==> flow/design.v <==
module fifo #(
    parameter DEPTH = 32,          
    parameter DATA_WIDTH = 8,      
    parameter PTR_SIZE = 5
) (
    input  wire                   clk,
    input  wire                   rst,
    input  wire                   wr_en,
    input  wire                   re_en,
    input  wire [DATA_WIDTH-1:0]  data_in,
    output wire [DATA_WIDTH-1:0]  data_out,
    output wire                   empty,
    output wire                   full
);
    reg [DATA_WIDTH-1:0] memory [0:DEPTH-1];
    reg [PTR_SIZE-1:0] wr_ptr;
    reg [PTR_SIZE-1:0] rd_ptr;
    reg empty_reg;
    reg full_reg;
    integer i;
    wire wr_fire = wr_en && !full_reg;
    wire rd_fire = re_en && !empty_reg;
    wire [PTR_SIZE-1:0] used = wr_ptr - rd_ptr;
    always @ (posedge clk or posedge rst) begin
        if (rst)
            wr_ptr <= 0;
        else if (wr_fire)
            wr_ptr <= wr_ptr + 1;
    end
    always @ (posedge clk or posedge rst) begin
        if (rst)
            empty_reg <= 1;
        else if (wr_fire && !rd_fire)
            empty_reg <= 0;
        else if (rd_fire && !wr_fire && (used == 1))
            empty_reg <= 1;
    end
    always @ (posedge clk or posedge rst) begin
        if (rst)
            full_reg <= 0;
        else if (wr_fire && !rd_fire && (used == DEPTH - 1))
            full_reg <= 1;
        else if (rd_fire && !wr_fire)
            full_reg <= 0;
    end
    always @ (posedge clk or posedge rst) begin
        if (rst)
            rd_ptr <= 0;
        else if (rd_fire)
            rd_ptr <= rd_ptr + 1;
    end
    always @ (posedge clk or posedge rst) begin
        if (rst) begin
            for (i = 0; i < DEPTH; i = i + 1)
                memory[i] <= {DATA_WIDTH{1'b0}};
        end else if (wr_fire)
            memory[wr_ptr[$clog2(DEPTH)-1:0]] <= data_in;
    end
    assign data_out = (empty_reg) ? {DATA_WIDTH{1'bx}} : memory[rd_ptr[$clog2(DEPTH)-1:0]];
    assign empty = empty_reg;
    assign full  = full_reg;
endmodule
module multiplier #(
    parameter DATA_WIDTH    = 8,                   
    parameter PRODUCT_WIDTH = DATA_WIDTH * 2
) (
    input  wire [DATA_WIDTH-1:0] in1,         
    input  wire [DATA_WIDTH-1:0] in2,          
    output wire [PRODUCT_WIDTH-1:0] product 
);
    assign product = in1 * in2;
endmodule
module adder #(
    parameter DATA_WIDTH = 8,              
    parameter SUM_WIDTH  = DATA_WIDTH + 1   
)(
    input  wire [DATA_WIDTH-1:0] in1,        
    input  wire [DATA_WIDTH-1:0] in2,        
    output wire [SUM_WIDTH-1:0] sum          
);
    assign sum = in1 + in2;
endmodule
module component (
    input  wire         clk,
    input  wire         rst,
    input  wire [31:0]  fifo1_data_in,
    input  wire [31:0]  fifo2_data_in,
    input  wire [31:0]  fifo3_data_in,
    input  wire         fifo1_write_en,
    input  wire         fifo2_write_en,
    input  wire         fifo3_write_en,
    input  wire         fifo1_read_en,
    input  wire         fifo2_read_en,
    input  wire         fifo3_read_en,
    output wire [31:0]  result_out,
    output wire         fifo1_empty,
    output wire         fifo2_empty,
    output wire         fifo3_empty,
    output wire         fifo1_full,
    output wire         fifo2_full,
    output wire         fifo3_full
);
    wire [31:0] fifo1_data_out;
    wire [31:0] fifo2_data_out;
    wire [31:0] fifo3_data_out;
    wire [31:0] mult_result;
    fifo #(
        .DEPTH(16),
        .DATA_WIDTH(32),
        .PTR_SIZE(5)
    ) fifo1_inst (
        .clk(clk),
        .rst(rst),
        .wr_en(fifo1_write_en),
        .re_en(fifo1_read_en),
        .data_in(fifo1_data_in),
        .data_out(fifo1_data_out),
        .empty(fifo1_empty),
        .full(fifo1_full)
    );
    fifo #(
        .DEPTH(16),
        .DATA_WIDTH(32),
        .PTR_SIZE(5)
    ) fifo2_inst (
        .clk(clk),
        .rst(rst),
        .wr_en(fifo2_write_en),
        .re_en(fifo2_read_en),
        .data_in(fifo2_data_in),
        .data_out(fifo2_data_out),
        .empty(fifo2_empty),
        .full(fifo2_full)
    );
    fifo #(
        .DEPTH(16),
        .DATA_WIDTH(32),
        .PTR_SIZE(5)
    ) fifo3_inst (
        .clk(clk),
        .rst(rst),
        .wr_en(fifo3_write_en),
        .re_en(fifo3_read_en),
        .data_in(fifo3_data_in),
        .data_out(fifo3_data_out),
        .empty(fifo3_empty),
        .full(fifo3_full)
    );
    multiplier #(
        .DATA_WIDTH(32),
        .PRODUCT_WIDTH(32)
    ) mult_inst (
        .in1(fifo1_data_out),
        .in2(fifo2_data_out),
        .product(mult_result)
    );
    adder #(
        .DATA_WIDTH(32),
        .SUM_WIDTH(32)
    ) adder_inst (
        .in1(mult_result),
        .in2(fifo3_data_out),
        .sum(result_out)
    );
endmodule
Tool chain data of component
The steps from the RTL of component to its reports follow in flow order.
Lines are those of the file above, counted from 1.
Operators carry their Yosys type and port widths (W data, S select, Z words).
A cell with - has no value.
- top: component
- clock: clk
- standard-cell library: sky130hd
- timing corner: tt_025C_1v80

Elaborated design
Counts by Yosys on the flattened word-level netlist (proc, flatten, opt, wreduce). Print and check cells are left out. Cells with the same type and inputs are merged into one.
- add/sub/neg operators at 10
- noted $mul: 1
- noted equal/unequal tests: 96
- mux-type cells at 18
- noted reduce/logical cells: 90
- operator list (cell ; number):
    $pmux W32 S16 ; 3
    $mul A32 B32 Y32 ; 1
    $eq A4 B4 Y1 const B ; 48
    $reduce_and A2 Y1 ; 48
    $eq A4 B3 Y1 const B ; 24
    $mux W32 ; 3
    $eq A4 B2 Y1 const B ; 12
    $add A32 B32 Y32 ; 1
    $add A5 B1 Y5 const B ; 6
    $eq A4 B1 Y1 const B ; 6
    $logic_not A4 Y1 ; 6
    $logic_and A1 B1 Y1 ; 18
    $eq A5 B1 Y1 const B ; 3
    $eq A5 B4 Y1 const B ; 3
    $sub A5 B5 Y5 ; 3
    $logic_not A1 Y1 ; 12
    $reduce_bool A2 Y1 ; 6
    $mux W1 ; 12
- bits in registers at 1572
- bits of input ports at 104
- noted output and inout port bits: 38
- noted cells after elaboration: 275

Longest topological paths
Depth = most cells in a row (Yosys ltp): at word level without a register or memory, in the mapped netlist without a sequential cell, where the memories' decode and read muxes count.
- noted word-level depth: 7
- ABC_AREA: 0
- mapped depth: 40
- mapped depth without buffers at 35

Mapped cells and area
Yosys stat after the flow's synthesis: flattened, memories mapped to cells. It holds for the ABC_AREA given above (unset counts as 0); a run with the other value may have another netlist.
- noted mapped cells: 7105
- noted mapped area: 86758.2 um2
- area of sequential cells at 39341.5 um2
- noted flip-flop cells: 1572
- cell types (cell type ; number ; total area (um2)):
    sky130_fd_sc_hd__dfrtp_1 ; 1569 ; 3.93E+04
    sky130_fd_sc_hd__mux2_2 ; 1557 ; 1.75E+04
    sky130_fd_sc_hd__fa_1 ; 441 ; 8.83E+03
    sky130_fd_sc_hd__inv_1 ; 536 ; 2011.93
    sky130_fd_sc_hd__ha_1 ; 160 ; 2001.92
    sky130_fd_sc_hd__a22oi_1 ; 213 ; 1.6E+03
    sky130_fd_sc_hd__nor2_1 ; 365 ; 1.37E+03
    sky130_fd_sc_hd__clkbuf_1 ; 342 ; 1.28E+03
    sky130_fd_sc_hd__nand2_1 ; 290 ; 1.09E+03
    sky130_fd_sc_hd__a221oi_1 ; 93 ; 814.531
    sky130_fd_sc_hd__xnor2_1 ; 93 ; 814.531
    sky130_fd_sc_hd__a222oi_1 ; 81 ; 810.778
    sky130_fd_sc_hd__mux2i_1 ; 71 ; 710.682
    sky130_fd_sc_hd__a22o_1 ; 81 ; 709.43
    sky130_fd_sc_hd__nand2b_1 ; 107 ; 669.392
    sky130_fd_sc_hd__a21oi_1 ; 106 ; 530.509
    sky130_fd_sc_hd__o21ai_0 ; 105 ; 525.504
    sky130_fd_sc_hd__nand3_1 ; 99 ; 495.475
Not listed: further types 78, cells in them 796.
The figures by module come from a second, unflattened synthesis with its own total; it is not the netlist above.
- cells (unflattened synthesis) at 7499
- area (unflattened synthesis) at 89392.0 um2
Each row is one instance without its submodules.
- modules (module ; times used ; cells ; area (um2)):
    fifo ; 3 ; 1853 ; 23983.0
    multiplier ; 1 ; 1704 ; 15717.6
    adder ; 1 ; 236 ; 1725.4
    component ; 1 ; 0 ; 0.0

Timing after synthesis
OpenSTA on the mapped netlist: ideal clock, no wires. The path of least setup slack (recovery checks aside). Input and output delay are each 20% of the period. Register names are those of the netlist, which keeps one name where synthesis merged equal registers.
- path kind: register -> output
- start point: register fifo2_inst.rd_ptr[0]
- end point: output result_out[29]
- clock period at 13.0 ns
- external output delay: 2.600 ns
- noted launch time at the first pin: 0.000 ns
- noted arrival: 8.887 ns
- required time at 10.400 ns
- setup slack at 1.513 ns
- delay of the path at 8.887 ns
- noted stages on the path: 37
- buffers on the path: 5
- synthesis period reached: 11.487 ns
"delay of the path" = arrival - input delay + setup time.
A path that ends at an output port has no setup time.
"stages on the path" counts driving pins, that of a launching flip-flop among them; a cell with two outputs on the path counts twice.
"synthesis period reached" = period - worst setup slack (recovery checks aside). The figure is calculated, with input and output delays left at 20% of the set period.
Between the ends stands the longest chain of elaborated cells between them, by number of cells; it is not shown to be the way that was timed. Of several equally long chains one is given.
Each line given opens the expression or statement behind the cell; cells for indexed reads and writes are added by Yosys, which also makes memories of some case tables.
- cells stage by stage: sky130_fd_sc_hd__dfrtp_1 -> sky130_fd_sc_hd__inv_1 -> sky130_fd_sc_hd__ha_1 -> sky130_fd_sc_hd__buf_2 -> sky130_fd_sc_hd__buf_2 -> sky130_fd_sc_hd__buf_2 -> sky130_fd_sc_hd__buf_1 -> sky130_fd_sc_hd__a222oi_1 -> sky130_fd_sc_hd__a211o_1 -> sky130_fd_sc_hd__a21oi_1 -> sky130_fd_sc_hd__clkbuf_1 -> sky130_fd_sc_hd__nand2_1 -> sky130_fd_sc_hd__fa_1 -> sky130_fd_sc_hd__inv_1 -> sky130_fd_sc_hd__fa_1 -> sky130_fd_sc_hd__fa_1 -> sky130_fd_sc_hd__inv_1 -> sky130_fd_sc_hd__fa_1 -> sky130_fd_sc_hd__inv_1 -> sky130_fd_sc_hd__fa_1 -> sky130_fd_sc_hd__inv_1 -> sky130_fd_sc_hd__fa_1 -> sky130_fd_sc_hd__inv_1 -> sky130_fd_sc_hd__fa_1 -> sky130_fd_sc_hd__inv_1 -> sky130_fd_sc_hd__fa_1 -> sky130_fd_sc_hd__inv_1 -> sky130_fd_sc_hd__ha_1 -> sky130_fd_sc_hd__a21oi_1 -> sky130_fd_sc_hd__a21boi_0 -> sky130_fd_sc_hd__o31ai_1 -> sky130_fd_sc_hd__a311oi_1 -> sky130_fd_sc_hd__nor3_1 -> sky130_fd_sc_hd__o311a_1 -> sky130_fd_sc_hd__o21a_1 -> sky130_fd_sc_hd__nor2_1 -> sky130_fd_sc_hd__xnor2_1
- noted length of the longest elaborated chain: 5
- RTL lines, path post-synthesis (item ; line ; RTL):
    from (decl) ; 17 ; reg [PTR_SIZE-1:0] rd_ptr;
    from (assign) ; 48 ; rd_ptr <= 0;
    from (assign) ; 50 ; rd_ptr <= rd_ptr + 1;
    $eq A4 B4 Y1 ; 59 ; assign data_out = (empty_reg) ? {DATA_WIDTH{1'bx}} : memory[rd_ptr[$clog2(DEPTH)-1:0]];
    $pmux W32 S16 ; 59 ;
    $mux W32 ; 59 ;
    $mul A32 B32 Y32 ; 71 ;
    $add A32 B32 Y32 ; 81 ; assign sum = in1 + in2;
    to (decl) ; 95 ; output wire [31:0]  result_out,

Path in the finished layout
From the final timing report of entry A: the path of least setup slack in the routed layout; clock arrival at registers is part of the times.
- path kind: register -> output
- start point: register fifo1_inst.rd_ptr[0]
- end point: output result_out[29]
- clock period at 9.52 ns
- external output delay: 1.90 ns
- noted launch time at the first pin: 0.82 ns
- noted arrival: 10.20 ns
- required time at 7.62 ns
- setup slack at -2.58 ns
- noted stages on the path: 34
- buffers on the path: 7
Between the ends stands the longest chain of elaborated cells between them, by number of cells; it is not shown to be the way that was timed. Of several equally long chains one is given.
- cells stage by stage: sky130_fd_sc_hd__dfrtp_2 -> sky130_fd_sc_hd__buf_6 -> sky130_fd_sc_hd__ha_4 -> sky130_fd_sc_hd__buf_8 -> sky130_fd_sc_hd__buf_12 -> sky130_fd_sc_hd__buf_16 -> sky130_fd_sc_hd__a222oi_1 -> sky130_fd_sc_hd__o22ai_1 -> sky130_fd_sc_hd__or4b_4 -> sky130_fd_sc_hd__o21ai_4 -> sky130_fd_sc_hd__buf_6 -> sky130_fd_sc_hd__nor2_4 -> sky130_fd_sc_hd__fa_1 -> sky130_fd_sc_hd__fa_1 -> sky130_fd_sc_hd__fa_1 -> sky130_fd_sc_hd__inv_1 -> sky130_fd_sc_hd__fa_1 -> sky130_fd_sc_hd__inv_1 -> sky130_fd_sc_hd__fa_1 -> sky130_fd_sc_hd__inv_1 -> sky130_fd_sc_hd__fa_1 -> sky130_fd_sc_hd__fa_1 -> sky130_fd_sc_hd__fa_1 -> sky130_fd_sc_hd__inv_1 -> sky130_fd_sc_hd__ha_4 -> sky130_fd_sc_hd__or3_4 -> sky130_fd_sc_hd__a311oi_4 -> sky130_fd_sc_hd__buf_6 -> sky130_fd_sc_hd__nor3_4 -> sky130_fd_sc_hd__o311a_1 -> sky130_fd_sc_hd__o21a_1 -> sky130_fd_sc_hd__nor2_2 -> sky130_fd_sc_hd__xnor2_2 -> sky130_fd_sc_hd__buf_2
- noted length of the longest elaborated chain: 5
- RTL lines, path after layout (item ; line ; RTL):
    from (decl) ; 17 ; reg [PTR_SIZE-1:0] rd_ptr;
    from (assign) ; 48 ; rd_ptr <= 0;
    from (assign) ; 50 ; rd_ptr <= rd_ptr + 1;
    $eq A4 B4 Y1 ; 59 ; assign data_out = (empty_reg) ? {DATA_WIDTH{1'bx}} : memory[rd_ptr[$clog2(DEPTH)-1:0]];
    $pmux W32 S16 ; 59 ;
    $mux W32 ; 59 ;
    $mul A32 B32 Y32 ; 71 ;
    $add A32 B32 Y32 ; 81 ; assign sum = in1 + in2;
    to (decl) ; 95 ; output wire [31:0]  result_out,

--- measured runs ---
Module component, platform sky130hd: 6 stored runs of the flow (Yosys, OpenROAD) with differing settings, in no particular order. Input and output delays are each 20% of the period that was set; the output load is 0.01 pF.
"period achieved" is the run's clock period less its worst setup slack. It is reckoned from that one timing run; input and output delays stay at 20% of the period that was set.
"time on the worst setup path": the worst setup path's part of the clock period (all of it between registers, 20% less for each end at a port) less its slack. A launch clock that arrives late makes it longer, a capture clock that arrives late makes it shorter.

Entry A
Settings were CORE_ASPECT_RATIO = 1.51; CORE_UTILIZATION = 26; CTS_CLUSTER_DIAMETER = 368; GPL_ROUTABILITY_DRIVEN = 0; GPL_TIMING_DRIVEN = 0; PLACE_DENSITY_LB_ADDON = 0.3; TNS_END_PERCENT = 80; period_ns = 9.52; CAP_MARGIN = 20; CORE_MARGIN = 2; SLEW_MARGIN = 20
- noted the synthesized cell area: 86758.2 um2
- noted the die size: 338422.0 um2
- standard-cell area of the final layout at 106837.0 um2
- utilization at 32.2 %
- lowest setup slack at -2.580 ns
- total negative slack on setup checks at -39.967 ns
- noted the worst hold slack in the final report: 0.490 ns
- noted the period achieved: 12.100 ns
- time on the worst setup path: 10.20 ns
- worst setup path kind: register -> output

Entry B
Settings were ABC_AREA = 0; CELL_PAD_IN_SITES_DETAIL_PLACEMENT = 1; CELL_PAD_IN_SITES_GLOBAL_PLACEMENT = 3; CORE_ASPECT_RATIO = 0.73; CORE_MARGIN = 4; CORE_UTILIZATION = 43; CTS_CLUSTER_DIAMETER = 28; CTS_CLUSTER_SIZE = 54; GPL_ROUTABILITY_DRIVEN = 1; GPL_TIMING_DRIVEN = 1; MAX_ROUTING_LAYER = met4; MIN_ROUTING_LAYER = met2; PLACE_DENSITY = 0.94; SETUP_SLACK_MARGIN = 0.88; SLEW_MARGIN = 10; TNS_END_PERCENT = 45; period_ns = 17.8; CAP_MARGIN = 20
- noted the synthesized cell area: 86758.2 um2
- noted the die size: 209103.0 um2
- standard-cell area of the final layout at 103544.0 um2
- utilization at 51.8 %
- lowest setup slack at 1.311 ns
- total negative slack on setup checks at 0.000 ns
- noted the worst hold slack in the final report: 0.494 ns
- noted the period achieved: 16.489 ns
- time on the worst setup path: 12.93 ns
- worst setup path kind: register -> output

Entry C
Settings were CORE_UTILIZATION = 45; PLACE_DENSITY = 0.6; period_ns = 12.8; CAP_MARGIN = 20; CORE_MARGIN = 2; SLEW_MARGIN = 20
- noted the synthesized cell area: 86758.2 um2
- noted the die size: 196324.0 um2
- standard-cell area of the final layout at 99417.8 um2
- utilization at 51.8 %
- lowest setup slack at 0.302 ns
- total negative slack on setup checks at 0.000 ns
- noted the worst hold slack in the final report: 0.488 ns
- noted the period achieved: 12.498 ns
- time on the worst setup path: 9.94 ns
- worst setup path kind: register -> output

Entry D
Settings were ABC_AREA = 0; CELL_PAD_IN_SITES_DETAIL_PLACEMENT = 1; CELL_PAD_IN_SITES_GLOBAL_PLACEMENT = 3; CORE_ASPECT_RATIO = 0.52; CORE_MARGIN = 4; CORE_UTILIZATION = 43; CTS_CLUSTER_DIAMETER = 28; GPL_ROUTABILITY_DRIVEN = 1; GPL_TIMING_DRIVEN = 1; MAX_ROUTING_LAYER = met4; MIN_ROUTING_LAYER = met1; PLACE_DENSITY = 0.94; SETUP_SLACK_MARGIN = 0.88; SLEW_MARGIN = 30; TNS_END_PERCENT = 45; period_ns = 17.8; CAP_MARGIN = 20
- noted the synthesized cell area: 86758.2 um2
- noted the die size: 209402.0 um2
- standard-cell area of the final layout at 101637.0 um2
- utilization at 50.9 %
- lowest setup slack at 1.905 ns
- total negative slack on setup checks at 0.000 ns
- noted the worst hold slack in the final report: 0.492 ns
- noted the period achieved: 15.895 ns
- time on the worst setup path: 12.34 ns
- worst setup path kind: register -> output

Entry E
Settings were ABC_AREA = 1; CORE_UTILIZATION = 42; GPL_ROUTABILITY_DRIVEN = 0; GPL_TIMING_DRIVEN = 0; HOLD_SLACK_MARGIN = -0.03; MAX_ROUTING_LAYER = met5; MIN_ROUTING_LAYER = met1; PLACE_DENSITY = 0.6; SLEW_MARGIN = 35; TNS_END_PERCENT = 100; period_ns = 9.07; CAP_MARGIN = 20; CORE_MARGIN = 2
- noted the synthesized cell area: 86668.1 um2
- noted the die size: 210002.0 um2
- standard-cell area of the final layout at 107083.0 um2
- utilization at 52.3 %
- lowest setup slack at -2.189 ns
- total negative slack on setup checks at -36.452 ns
- noted the worst hold slack in the final report: 0.482 ns
- noted the period achieved: 11.259 ns
- time on the worst setup path: 9.44 ns
- worst setup path kind: register -> output

Entry F
Settings were CELL_PAD_IN_SITES_DETAIL_PLACEMENT = 1; CELL_PAD_IN_SITES_GLOBAL_PLACEMENT = 2; CORE_MARGIN = 4; CORE_UTILIZATION = 43; CTS_CLUSTER_DIAMETER = 28; GPL_ROUTABILITY_DRIVEN = 1; GPL_TIMING_DRIVEN = 1; MAX_ROUTING_LAYER = met5; MIN_ROUTING_LAYER = met1; PLACE_DENSITY = 0.94; SETUP_SLACK_MARGIN = 0.88; SLEW_MARGIN = 30; TNS_END_PERCENT = 55; period_ns = 17.8; CAP_MARGIN = 20
- noted the synthesized cell area: 86758.2 um2
- noted the die size: 209014.0 um2
- standard-cell area of the final layout at 104050.0 um2
- utilization at 52.0 %
- lowest setup slack at 1.189 ns
- total negative slack on setup checks at 0.000 ns
- noted the worst hold slack in the final report: 0.499 ns
- noted the period achieved: 16.611 ns
- time on the worst setup path: 13.05 ns
- worst setup path kind: register -> output
--- end ---
